==> flow/design.v <==
module ALU (
  input  logic [31:0] A, B,
  input  logic [3:0] ALUOp,
  output logic [31:0] Result,
  output logic Zero, Carry, Overflow, Negative
);
  logic [32:0] tmp;
  always_comb begin
    tmp = 33'd0;
    Carry = 0;
    Overflow = 0;
    case (ALUOp)
      4'b0000: begin  
        tmp = A + B;
        Result = tmp[31:0];
        Carry = tmp[32];
        Overflow = (~A[31] & ~B[31] & Result[31]) | (A[31] & B[31] & ~Result[31]);
      end
      4'b0001: begin  
        tmp = A - B;
        Result = tmp[31:0];
        Carry = tmp[32];
        Overflow = (A[31] & ~B[31] & ~Result[31]) | (~A[31] & B[31] & Result[31]);
      end
      4'b0010: Result = A & B;
      4'b0011: Result = A | B;
      4'b0100: Result = A ^ B;
      4'b0101: Result = ~A;
      4'b0110: Result = ~B;
      4'b0111: Result = A << B[4:0];
      4'b1000: Result = A >> B[4:0];
      4'b1001: Result = $signed(A) >>> B[4:0];
      default: Result = 32'd0;
    endcase
    Zero = (Result == 0);
    Negative = Result[31];
  end
endmodule
module ALUControl(
  input  logic [6:0] funct7,
  input  logic [2:0] funct3,
  input  logic [6:0] opcode,
  output logic [3:0] ALUOp
);
  always_comb begin
    case (opcode)
      7'b0110011: begin  
        case ({funct7, funct3})
          10'b0000000_000: ALUOp = 4'b0000;  
          10'b0100000_000: ALUOp = 4'b0001;  
          10'b0000000_111: ALUOp = 4'b0010;  
          10'b0000000_110: ALUOp = 4'b0011;  
          10'b0000000_100: ALUOp = 4'b0100;  
          10'b0000000_001: ALUOp = 4'b0111;  
          10'b0000000_101: ALUOp = 4'b1000;  
          10'b0100000_101: ALUOp = 4'b1001;  
          default: ALUOp = 4'b1111;
        endcase
      end
      default: ALUOp = 4'b1111;
    endcase
  end
endmodule
module InstructionDecoder(
  input  logic [31:0] instruction,
  output logic [6:0]  opcode,
  output logic [4:0]  rd,
  output logic [2:0]  funct3,
  output logic [4:0]  rs1,
  output logic [4:0]  rs2,
  output logic [6:0]  funct7
);
  assign opcode = instruction[6:0];
  assign rd     = instruction[11:7];
  assign funct3 = instruction[14:12];
  assign rs1    = instruction[19:15];
  assign rs2    = instruction[24:20];
  assign funct7 = instruction[31:25];
endmodule
module ALU_Pipeline(
  input  logic clk, rst,
  input  logic [31:0] A_in, B_in,
  input  logic [31:0] instr_in,
  output logic [31:0] Result_out,
  output logic Zero_out, Carry_out, Overflow_out, Negative_out
);
  logic [31:0] A_reg, B_reg;
  logic [3:0]  ALUOp;
  logic [31:0] instr_reg;
  logic [6:0] opcode, funct7;
  logic [4:0] rd, rs1, rs2;
  logic [2:0] funct3;
  logic [31:0] Result_comb;
  logic Zero_comb, Carry_comb, Overflow_comb, Negative_comb;
  always_ff @(posedge clk or posedge rst) begin
    if (rst) begin
      A_reg <= 0;
      B_reg <= 0;
      instr_reg <= 0;
    end else begin
      A_reg <= A_in;
      B_reg <= B_in;
      instr_reg <= instr_in;
    end
  end
  InstructionDecoder decoder (
    .instruction(instr_reg),
    .opcode(opcode),
    .rd(rd),
    .funct3(funct3),
    .rs1(rs1),
    .rs2(rs2),
    .funct7(funct7)
  );
  ALUControl control (
    .opcode(opcode),
    .funct3(funct3),
    .funct7(funct7),
    .ALUOp(ALUOp)
  );
  ALU alu_inst (
    .A(A_reg),
    .B(B_reg),
    .ALUOp(ALUOp),
    .Result(Result_comb),
    .Zero(Zero_comb),
    .Carry(Carry_comb),
    .Overflow(Overflow_comb),
    .Negative(Negative_comb)
  );
  always_ff @(posedge clk or posedge rst) begin
    if (rst) begin
      Result_out <= 0;
      Zero_out <= 0;
      Carry_out <= 0;
      Overflow_out <= 0;
      Negative_out <= 0;
    end else begin
      Result_out <= Result_comb;
      Zero_out <= Zero_comb;
      Carry_out <= Carry_comb;
      Overflow_out <= Overflow_comb;
      Negative_out <= Negative_comb;
    end
  end
endmodule
Tool chain data of ALU_Pipeline
Tool output for the design above, in the order of the flow.
Line numbers count from 1 in the design file above.
Operators carry their Yosys type and port widths (W data, S select, Z words).
Cell names lack the library's common part.
{ "setup": {"top": "ALU_Pipeline", "clk_port": "clk", "cell_library": "sky130hd", "corner": "tt_025C_1v80"} }

Elaborated design
Counts by Yosys on the flattened word-level netlist (proc, flatten, opt, wreduce; memories kept). Register bits leave out memories and registers merged into their read ports (data or address); mux counts leave out enables and synchronous resets folded into registers. Print and check cells are left out. Cells with the same type and inputs are merged into one.
{ "word_totals": {"reg_bits": 132, "input_bits": 98, "out_inout_bits": 36, "elab_cells": 57} }
{ "op_classes": {"n_addsub": 2, "eq_ne": 17, "shift": 3, "n_mux": 5, "logic": 19, "reduce_and_logical": 3} }
{ "ops": {"columns": ["cell", "count"], "rows": [
  ["$pmux W32 S10", 1],
  ["$not A32 Y32", 2],
  ["$eq A10 B3 Y1 const B", 4],
  ["$add A32 B32 Y33", 1],
  ["$sub A32 B32 Y33", 1],
  ["$and A32 B32 Y32", 1],
  ["$or A32 B32 Y32", 1],
  ["$xor A32 B32 Y32", 1],
  ["$shl A32 B5 Y32", 1],
  ["$shr A32 B5 Y32", 1],
  ["$sshr A32 B5 Y32", 1],
  ["$logic_not A32 Y1", 1],
  ["$pmux W4 S8", 1],
  ["$eq A10 B9 Y1 const B", 2],
  ["$eq A4 B3 Y1 const B", 4],
  ["$eq A10 B1 Y1 const B", 1],
  ["$logic_not A10 Y1", 1],
  ["$and A1 B1 Y1", 8],
  ["$eq A4 B2 Y1 const B", 2],
  ["$eq A4 B4 Y1 const B", 2],
  ["$eq A7 B6 Y1 const B", 1],
  ["$not A1 Y1", 4],
  ["$eq A4 B1 Y1 const B", 1],
  ["$logic_not A4 Y1", 1],
  ["$mux W4", 1],
  ["$pmux W1 S2", 2],
  ["$or A1 B1 Y1", 2]
]} }

Depth
Depth = most cells in a row (Yosys ltp): at word level without a register or memory, in the mapped netlist without a sequential cell, where the memories' decode and read muxes count.
{ "logic_depth": {"word_depth": 6, "ABC_AREA": 0, "ltp_mapped": 20, "depth_no_buf": 15} }

Netlist
Yosys stat after the flow's synthesis: flattened, memories mapped to cells. It holds for the ABC_AREA given above (unset counts as 0); a run with the other value may have another netlist.
{ "synth_totals": {"cells": 1627, "area_um2": 13459.2, "seqArea_um2": 2902.8, "ff_cells": 116, "n_buf": 136} }
{ "by_type": {"columns": ["cell_type", "count", "area_total_um2"], "rows": [
  ["dfrtp_1", 116, 2.9E+03],
  ["ha_1", 98, 1.23E+03],
  ["mux4_2", 48, 1.08E+03],
  ["a21oi_1", 125, 625.6],
  ["nand2_1", 158, 593.069],
  ["mux2i_1", 55, 550.528],
  ["nor2_1", 141, 529.258],
  ["o21ai_0", 90, 450.432],
  ["mux2_2", 34, 382.867],
  ["inv_1", 97, 364.099],
  ["clkbuf_1", 82, 307.795],
  ["nor3_1", 41, 205.197],
  ["nand3_1", 37, 185.178],
  ["mux4_1", 7, 183.926],
  ["a221o_1", 17, 170.163],
  ["a21o_1", 21, 157.651],
  ["a22oi_1", 21, 157.651],
  ["o2111ai_1", 17, 148.893]
]} }
Not listed: further types 76, cells in them 422.
By module: a second synthesis without flattening, with its own total; a netlist apart from the flattened one above.
{ "hier_totals": {"hier_cells": 1586, "area_unflattened_um2": 13416.6} }
Rows give one instance, submodules left out.
{ "modules": {"columns": ["module", "n_inst", "n_cells", "area_um2", "mod_seq_area_um2"], "rows": [
  ["ALU", 1, 1401, 9743.1, 0.0],
  ["ALU_Pipeline", 1, 133, 3306.9, 3303.2],
  ["InstructionDecoder", 1, 32, 240.2, 0.0],
  ["ALUControl", 1, 20, 126.4, 0.0]
]} }

Worst setup path after synthesis
OpenSTA on the mapped netlist: ideal clock, no wires. The path of least setup slack (recovery checks aside). Input and output delay are each 20% of the period. Register names are those of the netlist, which keeps one name where synthesis merged equal registers.
{ "synth_timing": {"kind": "register -> register", "from": "register B_reg[3]", "to": "register Zero_out", "period_ns": 7.0, "setup_ns": 0.096, "t_first_pin_ns": 0.000, "arrival_time_ns": 5.278, "required_time_ns": 6.904, "slack_ns": 1.627, "delay_ns": 5.374, "path_stages": 18, "n_path_buf": 5, "synth_period_reached_ns": 5.373} }
"delay_ns" is the arrival time less input delay plus setup time.
"path_stages" counts driving pins, that of a launching flip-flop among them; a cell with two outputs on the path counts twice.
"synth_period_reached_ns" is the clock period less the worst setup slack; recovery checks do not enter. This is arithmetic on one report: input and output delays are still those of the set period (20% each).
The rows between start and end are the longest chain of elaborated cells between them; the timing report does not say that the signal goes this way. Where chains are equally long, one stands for them.
Each line given opens the expression or statement behind the cell; cells for indexed reads and writes are added by Yosys, which also makes memories of some case tables.
{ "synth_via": {"cell_sequence": "dfrtp_1 -> buf_2 -> inv_1 -> buf_1 -> buf_1 -> buf_1 -> ha_1 -> clkbuf_1 -> o41ai_2 -> a21boi_0 -> o311ai_0 -> xor2_1 -> o221ai_1 -> or4_1 -> or4_1 -> or4_1 -> or4_1 -> nor4_2", "elab_chain_len": 3, "cone_cells": 11, "cone_lines": 11, "classes_between": "add/sub (2); shift (3); mux (1); logic (4); reduce/logical (1)"} }
{ "synth_rtl": {"columns": ["element", "line", "rtl"], "rows": [
  ["start: declaration", 87, "logic [31:0] A_reg, B_reg;"],
  ["start: assignment", 98, "B_reg <= 0;"],
  ["start: assignment", 102, "B_reg <= B_in;"],
  ["$sub A32 B32 Y33", 20, "tmp = A - B;"],
  ["$pmux W32 S10", 12, "case (ALUOp)"],
  ["$logic_not A32 Y1", 35, "Zero = (Result == 0);"],
  ["end: assignment", 134, "Zero_out <= 0;"],
  ["end: assignment", 140, "Zero_out <= Zero_comb;"],
  ["end: declaration", 85, "output logic Zero_out, Carry_out, Overflow_out, Negative_out"]
]} }
Some nets on the timed path still bear RTL names; the line given drives or declares the net.
{ "synth_nets": {"columns": ["signal", "line"], "rows": [
  ["Result_comb[11]", 12]
]} }

Worst path after layout
Path of least setup slack in the final report of stored run 1 (OpenROAD, finished layout, wires in). Where an end is a register, its clock arrival counts in the times.
{ "layout_timing": {"kind": "register -> register", "from": "register B_reg[2]", "to": "register Zero_out", "period_ns": 7.26, "setup_ns": 0.09, "t_first_pin_ns": 0.44, "arrival_time_ns": 6.34, "required_time_ns": 7.61, "slack_ns": 1.27, "path_stages": 15, "n_path_buf": 2} }
The rows between start and end are the longest chain of elaborated cells between them; the timing report does not say that the signal goes this way. Where chains are equally long, one stands for them.
{ "layout_via": {"cell_sequence": "dfrtp_4 -> buf_4 -> buf_4 -> mux4_2 -> mux4_2 -> nor2_1 -> o32ai_1 -> a211oi_2 -> o311ai_1 -> a211oi_1 -> o32ai_1 -> or4_1 -> or4_1 -> or4_1 -> nor4_2", "elab_chain_len": 3, "cone_cells": 11, "cone_lines": 11, "classes_between": "add/sub (2); shift (3); mux (1); logic (4); reduce/logical (1)"} }
{ "layout_rtl": {"columns": ["element", "line", "rtl"], "rows": [
  ["start: declaration", 87, "logic [31:0] A_reg, B_reg;"],
  ["start: assignment", 98, "B_reg <= 0;"],
  ["start: assignment", 102, "B_reg <= B_in;"],
  ["$sub A32 B32 Y33", 20, "tmp = A - B;"],
  ["$pmux W32 S10", 12, "case (ALUOp)"],
  ["$logic_not A32 Y1", 35, "Zero = (Result == 0);"],
  ["end: assignment", 134, "Zero_out <= 0;"],
  ["end: assignment", 140, "Zero_out <= Zero_comb;"],
  ["end: declaration", 85, "output logic Zero_out, Carry_out, Overflow_out, Negative_out"]
]} }
Some nets on the timed path still bear RTL names; the line given drives or declares the net.
{ "layout_nets": {"columns": ["signal", "line"], "rows": [
  ["Result_comb[28]", 12]
]} }

==> runs of ALU_Pipeline <==
5 stored runs of ALU_Pipeline in the flow (synthesis by Yosys, layout by OpenROAD, sky130hd cells), in arbitrary order. Constraints: input delay and output delay 20% of the set period each, output load 0.01 pF.
"worst setup path time (ns)": the worst setup path's part of the clock period (all of it between registers, 20% less for each end at a port) less its slack. A launch clock that arrives late makes it longer, a capture clock that arrives late makes it shorter.

settings of stored run 1
{
  "CORE_UTILIZATION": 40,
  "SLEW_MARGIN": 15,
  "period_ns": 7.26,
  "CAP_MARGIN": 20,
  "CORE_MARGIN": 2
}
report of stored run 1
yosys chip area after synthesis (um^2): 13459.2
finish__design__die__area: 35131.9
finish__design__instance__area__stdcell: 15428.5
finish__timing__setup__ws: 1.272
finish__timing__hold__ws: 0.775
worst setup path time (ns): 5.99
worst setup path kind: register -> register

settings of stored run 2
{
  "CORE_UTILIZATION": 31,
  "period_ns": 5.97,
  "CAP_MARGIN": 20,
  "CORE_MARGIN": 2,
  "SLEW_MARGIN": 20
}
report of stored run 2
yosys chip area after synthesis (um^2): 13459.2
finish__design__die__area: 45098.9
finish__design__instance__area__stdcell: 15894.0
finish__timing__setup__ws: 0.373
finish__timing__hold__ws: 0.769
worst setup path time (ns): 5.60
worst setup path kind: register -> register

settings of stored run 3
{
  "ABC_AREA": 1,
  "CAP_MARGIN": 5,
  "CORE_MARGIN": 6,
  "CORE_UTILIZATION": 72,
  "CTS_CLUSTER_DIAMETER": 124,
  "CTS_CLUSTER_SIZE": 57,
  "GPL_ROUTABILITY_DRIVEN": 1,
  "HOLD_SLACK_MARGIN": -0.08,
  "MAX_ROUTING_LAYER": "met4",
  "MIN_ROUTING_LAYER": "met2",
  "PLACE_DENSITY": 0.4,
  "SETUP_SLACK_MARGIN": 1.4,
  "SLEW_MARGIN": 30,
  "period_ns": 8.49
}
report of stored run 3: did not finish, route, GRT-0116

settings of stored run 4
{
  "CORE_UTILIZATION": 40,
  "period_ns": 5.97,
  "CAP_MARGIN": 20,
  "CORE_MARGIN": 2,
  "SLEW_MARGIN": 20
}
report of stored run 4
yosys chip area after synthesis (um^2): 13459.2
finish__design__die__area: 35131.9
finish__design__instance__area__stdcell: 15631.2
finish__timing__setup__ws: 0.490
finish__timing__hold__ws: 0.770
worst setup path time (ns): 5.48
worst setup path kind: register -> register

settings of stored run 5
{
  "ABC_AREA": 1,
  "CORE_ASPECT_RATIO": 1.13,
  "CORE_UTILIZATION": 40,
  "CTS_CLUSTER_DIAMETER": 70,
  "GPL_TIMING_DRIVEN": 0,
  "HOLD_SLACK_MARGIN": 0.16,
  "SLEW_MARGIN": 15,
  "TNS_END_PERCENT": 20,
  "period_ns": 7.26,
  "CAP_MARGIN": 20,
  "CORE_MARGIN": 2
}
report of stored run 5
yosys chip area after synthesis (um^2): 15541.2
finish__design__die__area: 40447.9
finish__design__instance__area__stdcell: 18049.8
finish__timing__setup__ws: 2.254
finish__timing__hold__ws: 0.778
worst setup path time (ns): 5.01
worst setup path kind: register -> register
